==> flow/design.v <==
module data_source (
    input wire clk,
    input wire rst_n,
    output reg fifo_write_valid,
    output reg [8:0] fifo_write_data,
    input wire fifo_write_ready,
    output reg lcd_resetn
);
localparam MAX_CMDS = 69;
reg [8:0] init_cmd[MAX_CMDS:0];
localparam INIT_RESET   = 4'd0;
localparam INIT_PREPARE = 4'd1;
localparam INIT_WAKEUP  = 4'd2;
localparam INIT_SNOOZE  = 4'd3;
localparam INIT_WORKING = 4'd4;
localparam SEND_PIXEL_H = 4'd5;
localparam SEND_PIXEL_L = 4'd6;
localparam FRAME_DONE   = 4'd7;
localparam CNT_100MS = 32'd2700000;
localparam CNT_120MS = 32'd3240000;
localparam CNT_200MS = 32'd5400000;
reg [3:0] init_state;
reg [6:0] cmd_index;
reg [31:0] delay_cnt;
reg [15:0] pixel_cnt;
reg [15:0] pixel_data;
reg [3:0] frame_cmd_index;
localparam LCD_WIDTH = 240;
localparam LCD_HEIGHT = 135;
localparam PIXEL_COUNT = LCD_WIDTH * LCD_HEIGHT;
localparam COLOR_BLUE  = 16'h001F;
localparam COLOR_GREEN = 16'h07E0;
localparam COLOR_RED   = 16'hF800;
localparam CMD_CASET = 9'h02A;
localparam CMD_RASET = 9'h02B;
localparam CMD_RAMWR = 9'h02C;
initial begin
    init_cmd[0] = 9'h036;
    init_cmd[1] = 9'h170;
    init_cmd[2] = 9'h03A;
    init_cmd[3] = 9'h105;
    init_cmd[4] = 9'h0B2;
    init_cmd[5] = 9'h10C;
    init_cmd[6] = 9'h10C;
    init_cmd[7] = 9'h100;
    init_cmd[8] = 9'h133;
    init_cmd[9] = 9'h133;
    init_cmd[10] = 9'h0B7;
    init_cmd[11] = 9'h135;
    init_cmd[12] = 9'h0BB;
    init_cmd[13] = 9'h119;
    init_cmd[14] = 9'h0C0;
    init_cmd[15] = 9'h12C;
    init_cmd[16] = 9'h0C2;
    init_cmd[17] = 9'h101;
    init_cmd[18] = 9'h0C3;
    init_cmd[19] = 9'h112;
    init_cmd[20] = 9'h0C4;
    init_cmd[21] = 9'h120;
    init_cmd[22] = 9'h0C6;
    init_cmd[23] = 9'h10F;
    init_cmd[24] = 9'h0D0;
    init_cmd[25] = 9'h1A4;
    init_cmd[26] = 9'h1A1;
    init_cmd[27] = 9'h0E0;
    init_cmd[28] = 9'h1D0;
    init_cmd[29] = 9'h104;
    init_cmd[30] = 9'h10D;
    init_cmd[31] = 9'h111;
    init_cmd[32] = 9'h113;
    init_cmd[33] = 9'h12B;
    init_cmd[34] = 9'h13F;
    init_cmd[35] = 9'h154;
    init_cmd[36] = 9'h14C;
    init_cmd[37] = 9'h118;
    init_cmd[38] = 9'h10D;
    init_cmd[39] = 9'h10B;
    init_cmd[40] = 9'h11F;
    init_cmd[41] = 9'h123;
    init_cmd[42] = 9'h0E1;
    init_cmd[43] = 9'h1D0;
    init_cmd[44] = 9'h104;
    init_cmd[45] = 9'h10C;
    init_cmd[46] = 9'h111;
    init_cmd[47] = 9'h113;
    init_cmd[48] = 9'h12C;
    init_cmd[49] = 9'h13F;
    init_cmd[50] = 9'h144;
    init_cmd[51] = 9'h151;
    init_cmd[52] = 9'h12F;
    init_cmd[53] = 9'h11F;
    init_cmd[54] = 9'h11F;
    init_cmd[55] = 9'h120;
    init_cmd[56] = 9'h123;
    init_cmd[57] = 9'h021;
    init_cmd[58] = 9'h029;
    init_cmd[59] = 9'h02A;
    init_cmd[60] = 9'h100;
    init_cmd[61] = 9'h128;
    init_cmd[62] = 9'h101;
    init_cmd[63] = 9'h117;
    init_cmd[64] = 9'h02B;
    init_cmd[65] = 9'h100;
    init_cmd[66] = 9'h135;
    init_cmd[67] = 9'h100;
    init_cmd[68] = 9'h1BB;
    init_cmd[69] = 9'h02C;
end
always @(posedge clk or negedge rst_n) begin
    if (!rst_n) begin
        init_state <= INIT_RESET;
        cmd_index <= 0;
        delay_cnt <= 0;
        pixel_cnt <= 0;
        pixel_data <= 0;
        frame_cmd_index <= 0;
        lcd_resetn <= 0;
        fifo_write_valid <= 0;
        fifo_write_data <= 0;
    end else begin
        fifo_write_valid <= 0;
        case (init_state)
            INIT_RESET: begin
                lcd_resetn <= 0;
                if (delay_cnt == CNT_100MS) begin
                    delay_cnt <= 0;
                    init_state <= INIT_PREPARE;
                    lcd_resetn <= 1;
                end else begin
                    delay_cnt <= delay_cnt + 1;
                end
            end
            INIT_PREPARE: begin
                if (delay_cnt == CNT_200MS) begin
                    delay_cnt <= 0;
                    init_state <= INIT_WAKEUP;
                end else begin
                    delay_cnt <= delay_cnt + 1;
                end
            end
            INIT_WAKEUP: begin
                if (fifo_write_ready && !fifo_write_valid) begin
                    fifo_write_valid <= 1;
                    fifo_write_data <= 9'h011;
                    init_state <= INIT_SNOOZE;
                end
            end
            INIT_SNOOZE: begin
                if (delay_cnt == CNT_120MS) begin
                    delay_cnt <= 0;
                    cmd_index <= 0;
                    init_state <= INIT_WORKING;
                end else begin
                    delay_cnt <= delay_cnt + 1;
                end
            end
            INIT_WORKING: begin
                if (cmd_index <= MAX_CMDS) begin
                    if (fifo_write_ready && !fifo_write_valid) begin
                        fifo_write_valid <= 1;
                        fifo_write_data <= init_cmd[cmd_index];
                        cmd_index <= cmd_index + 1;
                    end
                end else begin
                    init_state <= SEND_PIXEL_H;
                    pixel_cnt <= 0;
                end
            end
            SEND_PIXEL_H: begin
                if (pixel_cnt < PIXEL_COUNT) begin
                    if (pixel_cnt < (PIXEL_COUNT / 3))
                        pixel_data <= COLOR_BLUE;
                    else if (pixel_cnt < (PIXEL_COUNT * 2 / 3))
                        pixel_data <= COLOR_GREEN;
                    else
                        pixel_data <= COLOR_RED;
                    if (fifo_write_ready && !fifo_write_valid) begin
                        fifo_write_valid <= 1;
                        fifo_write_data <= {1'b1, pixel_data[15:8]};
                        init_state <= SEND_PIXEL_L;
                    end
                end else begin
                    init_state <= FRAME_DONE;
                    frame_cmd_index <= 0;
                end
            end
            SEND_PIXEL_L: begin
                if (fifo_write_ready && !fifo_write_valid) begin
                    fifo_write_valid <= 1;
                    fifo_write_data <= {1'b1, pixel_data[7:0]};
                    pixel_cnt <= pixel_cnt + 1;
                    init_state <= SEND_PIXEL_H;
                end
            end
            FRAME_DONE: begin
                if (fifo_write_ready && !fifo_write_valid) begin
                    fifo_write_valid <= 1;
                    case (frame_cmd_index)
                        4'd0: fifo_write_data <= CMD_CASET;
                        4'd1: fifo_write_data <= 9'h100;
                        4'd2: fifo_write_data <= 9'h128;
                        4'd3: fifo_write_data <= 9'h101;
                        4'd4: fifo_write_data <= 9'h117;
                        4'd5: fifo_write_data <= CMD_RASET;
                        4'd6: fifo_write_data <= 9'h100;
                        4'd7: fifo_write_data <= 9'h135;
                        4'd8: fifo_write_data <= 9'h100;
                        4'd9: fifo_write_data <= 9'h1BB;
                        4'd10: fifo_write_data <= CMD_RAMWR;
                    endcase
                    if (frame_cmd_index == 4'd10) begin
                        frame_cmd_index <= 0;
                        pixel_cnt <= 0;
                        init_state <= SEND_PIXEL_H;
                    end else begin
                        frame_cmd_index <= frame_cmd_index + 1;
                    end
                end
            end
            default: init_state <= INIT_RESET;
        endcase
    end
end
endmodule
module fifo #(
    parameter DEPTH = 16,
    parameter WIDTH = 9
) (
    input wire clk,
    input wire rst_n,
    input wire read_ready,
    output wire read_valid,
    output reg [WIDTH-1:0] read_data,
    output wire write_ready,
    input wire write_valid,
    input wire [WIDTH-1:0] write_data
);
localparam PTR_BITS = $clog2(DEPTH);
reg [WIDTH-1:0] data [DEPTH-1:0];
reg [PTR_BITS:0] wr_ptr, rd_ptr;
wire [PTR_BITS:0] n = wr_ptr - rd_ptr;
integer i;
always @(posedge clk or negedge rst_n) begin
    if (!rst_n) begin
        for (i = 0; i < DEPTH; i = i + 1) begin
            data[i] <= 0;
        end
        wr_ptr <= 0;
        rd_ptr <= 0;
        read_data <= 0;
    end else begin
        if (write_valid && write_ready) begin
            data[wr_ptr[PTR_BITS-1:0]] <= write_data;
            wr_ptr <= wr_ptr + 1;
        end
        if (read_valid && read_ready) begin
            read_data <= data[rd_ptr[PTR_BITS-1:0]];
            rd_ptr <= rd_ptr + 1;
        end
    end
end
assign read_valid = (n != 0);
assign write_ready = (n != DEPTH);
endmodule
module serializer(
    input clk,
    input rst_n,
    input fifo_valid,         
    input [8:0] fifo_data,   
    output fifo_read_ready,   
    output reg CS,          
    output reg SCLK,       
    output reg D_C,          
    output reg SDA          
);
    localparam IDLE  = 2'd0;
    localparam LOAD  = 2'd1;
    localparam SHIFT = 2'd2;
    localparam DONE  = 2'd3;
    reg [1:0] state;
    reg [7:0] shift_reg;  
    reg [2:0] crt;   
    assign fifo_read_ready = (state == IDLE);
    always @(posedge clk or negedge rst_n) begin
        if (!rst_n) begin
            state     <= IDLE;
            shift_reg <= 8'd0;
            crt   <= 0;
            CS        <= 1;  
            SCLK      <= 0;
            D_C       <= 0;
            SDA       <= 0;
        end else begin
            case (state)
                IDLE: begin
                    CS   <= 1;
                    SCLK <= 0;
                    if (fifo_valid) begin
                        state <= LOAD;
                    end
                end
                LOAD: begin
                    D_C       <= fifo_data[8];  
                    shift_reg <= fifo_data[7:0];
                    crt <= 3'd7;  
                    CS        <= 0;  
                    state     <= SHIFT;
                end
                SHIFT: begin                 
                    if (SCLK == 0) begin
                        SCLK <= 1;
                        SDA  <= shift_reg[crt];
                    end else begin
                        SCLK <= 0;
                        if (crt == 0)
                            state <= DONE;
                        else
                            crt <= crt - 1;
                    end
                end
                DONE: begin
                    CS    <= 1; 
                    state <= IDLE;
                end
                default: state <= IDLE;
            endcase
        end
    end
endmodule
module lcd_driver_top (
    input  wire clk,
    input  wire rst_n,
    output wire lcd_resetn,
    output wire lcd_cs,
    output wire lcd_dc,
    output wire lcd_sclk,
    output wire lcd_sda
);
wire ds_fifo_write_valid;
wire [8:0] ds_fifo_write_data;
wire ds_fifo_write_ready;
wire fifo_serial_read_valid;
wire [8:0] fifo_serial_read_data;
wire fifo_serial_read_ready;
data_source data_source_inst (
    .clk(clk),
    .rst_n(rst_n),
    .fifo_write_valid(ds_fifo_write_valid),
    .fifo_write_data(ds_fifo_write_data),
    .fifo_write_ready(ds_fifo_write_ready),
    .lcd_resetn(lcd_resetn)
);
fifo #(
    .DEPTH(16),
    .WIDTH(9)
) fifo_inst (
    .clk(clk),
    .rst_n(rst_n),
    .read_ready(fifo_serial_read_ready),
    .read_valid(fifo_serial_read_valid),
    .read_data(fifo_serial_read_data),
    .write_ready(ds_fifo_write_ready),
    .write_valid(ds_fifo_write_valid),
    .write_data(ds_fifo_write_data)
);
serializer serializer_inst (
    .clk(clk),
    .rst_n(rst_n),
    .fifo_valid(fifo_serial_read_valid),
    .fifo_data(fifo_serial_read_data),
    .fifo_read_ready(fifo_serial_read_ready),
    .CS(lcd_cs),
    .SCLK(lcd_sclk),
    .D_C(lcd_dc),
    .SDA(lcd_sda)
);
endmodule
Tool chain data of lcd_driver_top
What the tools print for lcd_driver_top, step after step.
Lines are those of the file above, counted from 1.
Cell names lack the library's common part.
The mark - stands for no value.

inputs
  top module = lcd_driver_top
  clock = clk
  cell library = sky130hd
  corner = tt_025C_1v80

Elaborated design
Source: Yosys, flattened and elaborated. Widths are those after wreduce. Registers that Yosys merges into a memory's read port (data or address) are not register bits. Print and check cells do not count. Equal cells are merged and count once.
Yosys's memory passes give these memory sizes; they may raise the number of words (mostly to a power of two), join words into wider ones and drop unused or constant bits.

word-level totals
  elaborated cells = 226
  output and inout port bits = 5
  flip-flop bits (word level) = 270
  ROM bits = 630
  memories kept = 1
  input port bits = 2

operators by class
  bitwise logic cells = 1
  multiplexer cells = 55
  add/sub/neg operators = 8
  shifts and indexed selects = 1
  reductions and logical operators = 48
  equal/unequal tests = 73
  order comparisons = 4

memories
  name                       words  bits a word  rd ports  write ports  line  source
  data_source_inst.init_cmd  70     9            1         0            10    reg [8:0] init_cmd[MAX_CMDS:0];

operators by type and width
  operator                                                                 count
  9-bit parallel mux with 16-bit select                                    1
  32-bit parallel mux with 3-bit select                                    1
  32-bit 2-to-1 mux                                                        3
  16-bit 2-to-1 mux                                                        6
  9-bit parallel mux with 9-bit select                                     1
  4-bit == test (second input constant)                                    19
  32-bit by 22-bit == test with 1-bit output (second input constant)       2
  4-bit by 3-bit == test with 1-bit output (second input constant)         16
  9-bit 2-to-1 mux                                                         7
  4-bit 2-to-1 mux                                                         13
  16-bit parallel mux with 3-bit select                                    1
  9-bit parallel mux with 5-bit select                                     1
  2-bit AND reduction                                                      18
  16-bit by 15-bit < comparator with 1-bit output (second input constant)  2
  32-bit by 1-bit adder with 32-bit output (second input constant)         1
  32-bit by 23-bit == test with 1-bit output (second input constant)       1
  4-bit by 2-bit == test with 1-bit output (second input constant)         8
  4-bit parallel mux with 8-bit select                                     1
  2-bit by 1-bit != test with 1-bit output (second input constant)         13
  7-bit 2-to-1 mux                                                         3
  9-bit AND reduction                                                      2
  16-bit by 1-bit adder with 16-bit output (second input constant)         1
  16-bit by 14-bit < comparator with 1-bit output (second input constant)  1
  4-bit by 1-bit == test with 1-bit output (second input constant)         4
  4-bit zero test                                                          4
  7-bit parallel mux with 2-bit select                                     1
  10-bit by 9-bit != test with 1-bit output (second input constant)        1
  2-bit nonzero test                                                       5

Not listed: further kinds 33, cells in them 53.

Depth
Yosys ltp: most cells in a row. Word level: on the elaborated netlist, between registers, memories and ports. Mapped: between sequential cells and ports; inverters and the memories' decode and read muxes count.

logic depth
  depth in word-level cells = 6
  ABC_AREA = 0
  depth in mapped cells = 11
  mapped depth without buffers = 8

Synthesis result
Yosys stat after the flow's synthesis: flattened, memories mapped to cells. It holds for the ABC_AREA given above (unset counts as 0); a run with the other value may have another netlist.

cell types
  cell type  count  area in all (µm²)
  dfrtp_1    260    6506.24
  mux2_2     155    1.75E+03
  nand2_1    91     341.578
  o21ai_0    68     340.326
  ha_1       27     337.824
  a21oi_1    60     300.288
  clkbuf_1   69     258.998
  nor2_1     67     251.491
  nand3_1    45     225.216
  xnor2_1    23     201.443
  a221oi_1   20     175.168
  a222oi_1   15     150.144
  a22oi_1    18     135.13
  xor2_1     15     131.376
  a22o_1     14     122.618
  inv_1      30     112.608
  nor2b_1    18     112.608
  nand2b_1   17     106.352

Other cell types: 68; their cells: 289.

synthesis totals
  sequential area = 0.0065851 mm²
  flip-flops = 263
  cell count = 1301
  cell area after synthesis = 0.0139609 mm²
  buffers = 88

The figures by module come from a second, unflattened synthesis with its own total; it is not the netlist above.

unflattened totals
  cell total of the unflattened synthesis = 1338
  area total of the unflattened synthesis = 0.0142199 mm²

Each row is one instance without its submodules.

by module
  module          area (mm²)  cells  sequential area (mm²)  times used
  fifo            0.0077712   606    0.0040789              1
  data_source     0.0056154   668    0.0020282              1
  serializer      0.0008333   64     0.000478               1
  lcd_driver_top  0           0      0                      1

Worst setup path after synthesis
Source: OpenSTA report_checks on the synthesized netlist (no wires, ideal clock, input and output delay 20% of the period each), path of least setup slack; recovery checks are left aside. Register names are those of the netlist, which keeps one name where synthesis merged equal registers.

timing path after synthesis
  path type = register -> register
  start point = reg fifo_inst.rd_ptr[2]
  end point = reg fifo_inst.data[15][0]
  path slack = 6725 ps
  arrival time = 3151 ps
  clock period = 10000 ps
  delay of the path = 3276 ps
  library setup time = 125 ps
  time at the first pin = 0 ps
  stages on the path = 12
  required time = 9875 ps
  path buffers = 3
  synthesis period reached = 3275 ps

"delay of the path" is the arrival time less input delay plus setup time.
"stages on the path" counts driving pins, that of a launching flip-flop among them; a cell with two outputs on the path counts twice.
"synthesis period reached" is the clock period less the worst setup slack; recovery checks do not enter. This is arithmetic on one report: input and output delays are still those of the set period (20% each).
Between the ends stands the longest chain of elaborated cells between them, by number of cells; it is not shown to be the way that was timed. Of several equally long chains one is given.
A line is the first line of the expression or statement that the cell stems from. Yosys adds cells for indexed reads and writes and turns some case tables into memories.
Lines with a computed index may be missing from the assigning lines.

on the way, after synthesis
  cells stage by stage = dfrtp_1 > clkbuf_1 > inv_1 > clkbuf_1 > ha_1 > and3b_1 > or4_4 > a211o_2 > and3_4 > buf_6 > nand3_4 > mux2_2
  cells in the longest elaborated chain = 4
  elaborated cells between the ends (all ways) = 4
  RTL lines with such cells = 3
  classes of those cells = add/sub: 1; eq/ne: 1; reduce/logical: 2

RTL lines, path after synthesis
  element              line  source
  from (decl)          240   reg [PTR_BITS:0] wr_ptr, rd_ptr;
  from (assign)        249   rd_ptr <= 0;
  from (assign)        258   rd_ptr <= rd_ptr + 1;
  5-bit subtractor     241   wire [PTR_BITS:0] n = wr_ptr - rd_ptr;
  5-bit != test        263   assign write_ready = (n != DEPTH);
  1-bit logical AND    252   if (write_valid && write_ready) begin
  2-bit AND reduction  -
  to (assign)          246   data[i] <= 0;
  to (decl)            239   reg [WIDTH-1:0] data [DEPTH-1:0];

Timing after layout
From the final timing report of job 2: the path of least setup slack in the routed layout; clock arrival at registers is part of the times.
The path's times are printed in steps of 10 ps; the period is the one set.

timing path post-layout
  path type = register -> register
  start point = reg fifo_inst.rd_ptr[0]
  end point = reg fifo_inst.read_data[2]
  arrival time = 4250 ps
  clock period = 3450 ps
  required time = 3940 ps
  stages on the path = 8
  path buffers = 2
  time at the first pin = 570 ps
  path slack = -310 ps
  library setup time = 80 ps

Between the ends stands the longest chain of elaborated cells between them, by number of cells; it is not shown to be the way that was timed. Of several equally long chains one is given.

on the way, post-layout
  cells stage by stage = dfrtp_1 > ha_1 > clkbuf_1 > buf_1 > a222oi_1 > o21ai_0 > a221oi_1 > a41oi_1
  cells in the longest elaborated chain = 3
  elaborated cells between the ends (all ways) = 20
  RTL lines with such cells = 4
  classes of those cells = add/sub: 1; eq/ne: 15; mux: 1; reduce/logical: 3

RTL lines, path post-layout
  element             line  source
  from (decl)         240   reg [PTR_BITS:0] wr_ptr, rd_ptr;
  from (assign)       249   rd_ptr <= 0;
  from (assign)       258   rd_ptr <= rd_ptr + 1;
  5-bit subtractor    241   wire [PTR_BITS:0] n = wr_ptr - rd_ptr;
  5-bit nonzero test  262   assign read_valid = (n != 0);
  1-bit logical AND   256   if (read_valid && read_ready) begin
  to (assign)         250   read_data <= 0;
  to (assign)         257   read_data <= data[rd_ptr[PTR_BITS-1:0]];
  to (decl)           233   output reg [WIDTH-1:0] read_data,

Measured results for lcd_driver_top: 6 stored runs of the Yosys and OpenROAD flow on sky130hd. The settings differ; the order carries no meaning. The constraints put input and output delay at 20% of the set period each and load the outputs with 0.01 pF.
"clock period achieved" means the clock period less the worst setup slack. The figure is calculated, with input and output delays left at 20% of the set period.
"time on the worst setup path" = time allowed to the worst setup path (clock period - input delay - output delay, where it has them) - its slack; a late launch clock adds to it, a late capture clock takes from it.
"total power after layout" is the tool's figure for a default switching activity; nothing was simulated.
"time on the worst setup path" is given in steps of 10 ps.
Among the settings, - means not set for that run.
Among the results, - means that no value is shown for the run.

name                                          job 1  job 2                 job 3                 job 4                 job 5                 job 6
ABC_AREA                                      1      -                     -                     -                     -                     0
CELL_PAD_IN_SITES_GLOBAL_PLACEMENT            3      2                     -                     -                     -                     2
CORE_ASPECT_RATIO                             0.75   0.81                  -                     -                     1.95                  1.96
CORE_MARGIN                                   6      5                     2                     2                     4                     2
CORE_UTILIZATION                              52     40                    40                    52                    38                    47
CTS_CLUSTER_SIZE                              38     26                    -                     -                     -                     -
MAX_ROUTING_LAYER                             met4   met4                  -                     -                     -                     met5
MIN_ROUTING_LAYER                             met2   met1                  -                     -                     -                     -
PLACE_DENSITY                                 0.81   -                     -                     -                     -                     -
SETUP_SLACK_MARGIN                            -0.72  -0.34                 -                     -                     -0.09                 0.56
SLEW_MARGIN                                   35     35                    20                    20                    15                    20
TNS_END_PERCENT                               65     -                     -                     -                     -                     -
period_ns                                     10.0   3.45                  2.49                  3.77                  5.79                  4.32
CAP_MARGIN                                    20     25                    20                    20                    20                    20
CELL_PAD_IN_SITES_DETAIL_PLACEMENT            -      2                     -                     -                     1                     -
GPL_ROUTABILITY_DRIVEN                        -      0                     -                     -                     -                     -
GPL_TIMING_DRIVEN                             -      0                     -                     -                     -                     -
PLACE_DENSITY_LB_ADDON                        -      -                     -                     -                     0.12                  0.12
CTS_CLUSTER_DIAMETER                          -      -                     -                     -                     -                     309
netlist area reported by Yosys (mm²)          -      0.0139609             0.0139609             0.0139609             0.0139609             0.0139609
clock period achieved (ps)                    -      3763                  2685                  3033                  3940                  3156
total power after layout (mW)                 -      6.414                 8.989                 6.189                 3.765                 4.918
area inside the die boundary (mm²)            -      0.0387597             0.0364123             0.0281753             0.0400424             0.0311776
summed negative setup slack (ps)              -      -15197                -23583                0                     0                     0
post-layout utilization (%)                   -      45.7                  50.0                  59.1                  42.3                  52.1
standard-cell area of the final layout (mm²)  -      0.0157451             0.017219              0.0154886             0.0153059             0.0152721
time on the worst setup path (ps)             -      3760                  2690                  3030                  3940                  3160
worst setup path type                         -      register -> register  register -> register  register -> register  register -> register  register -> register
worst setup slack after layout (ps)           -      -313                  -195                  737                   1850                  1164

Job 1: did not finish, placement stopped with GPL-0301
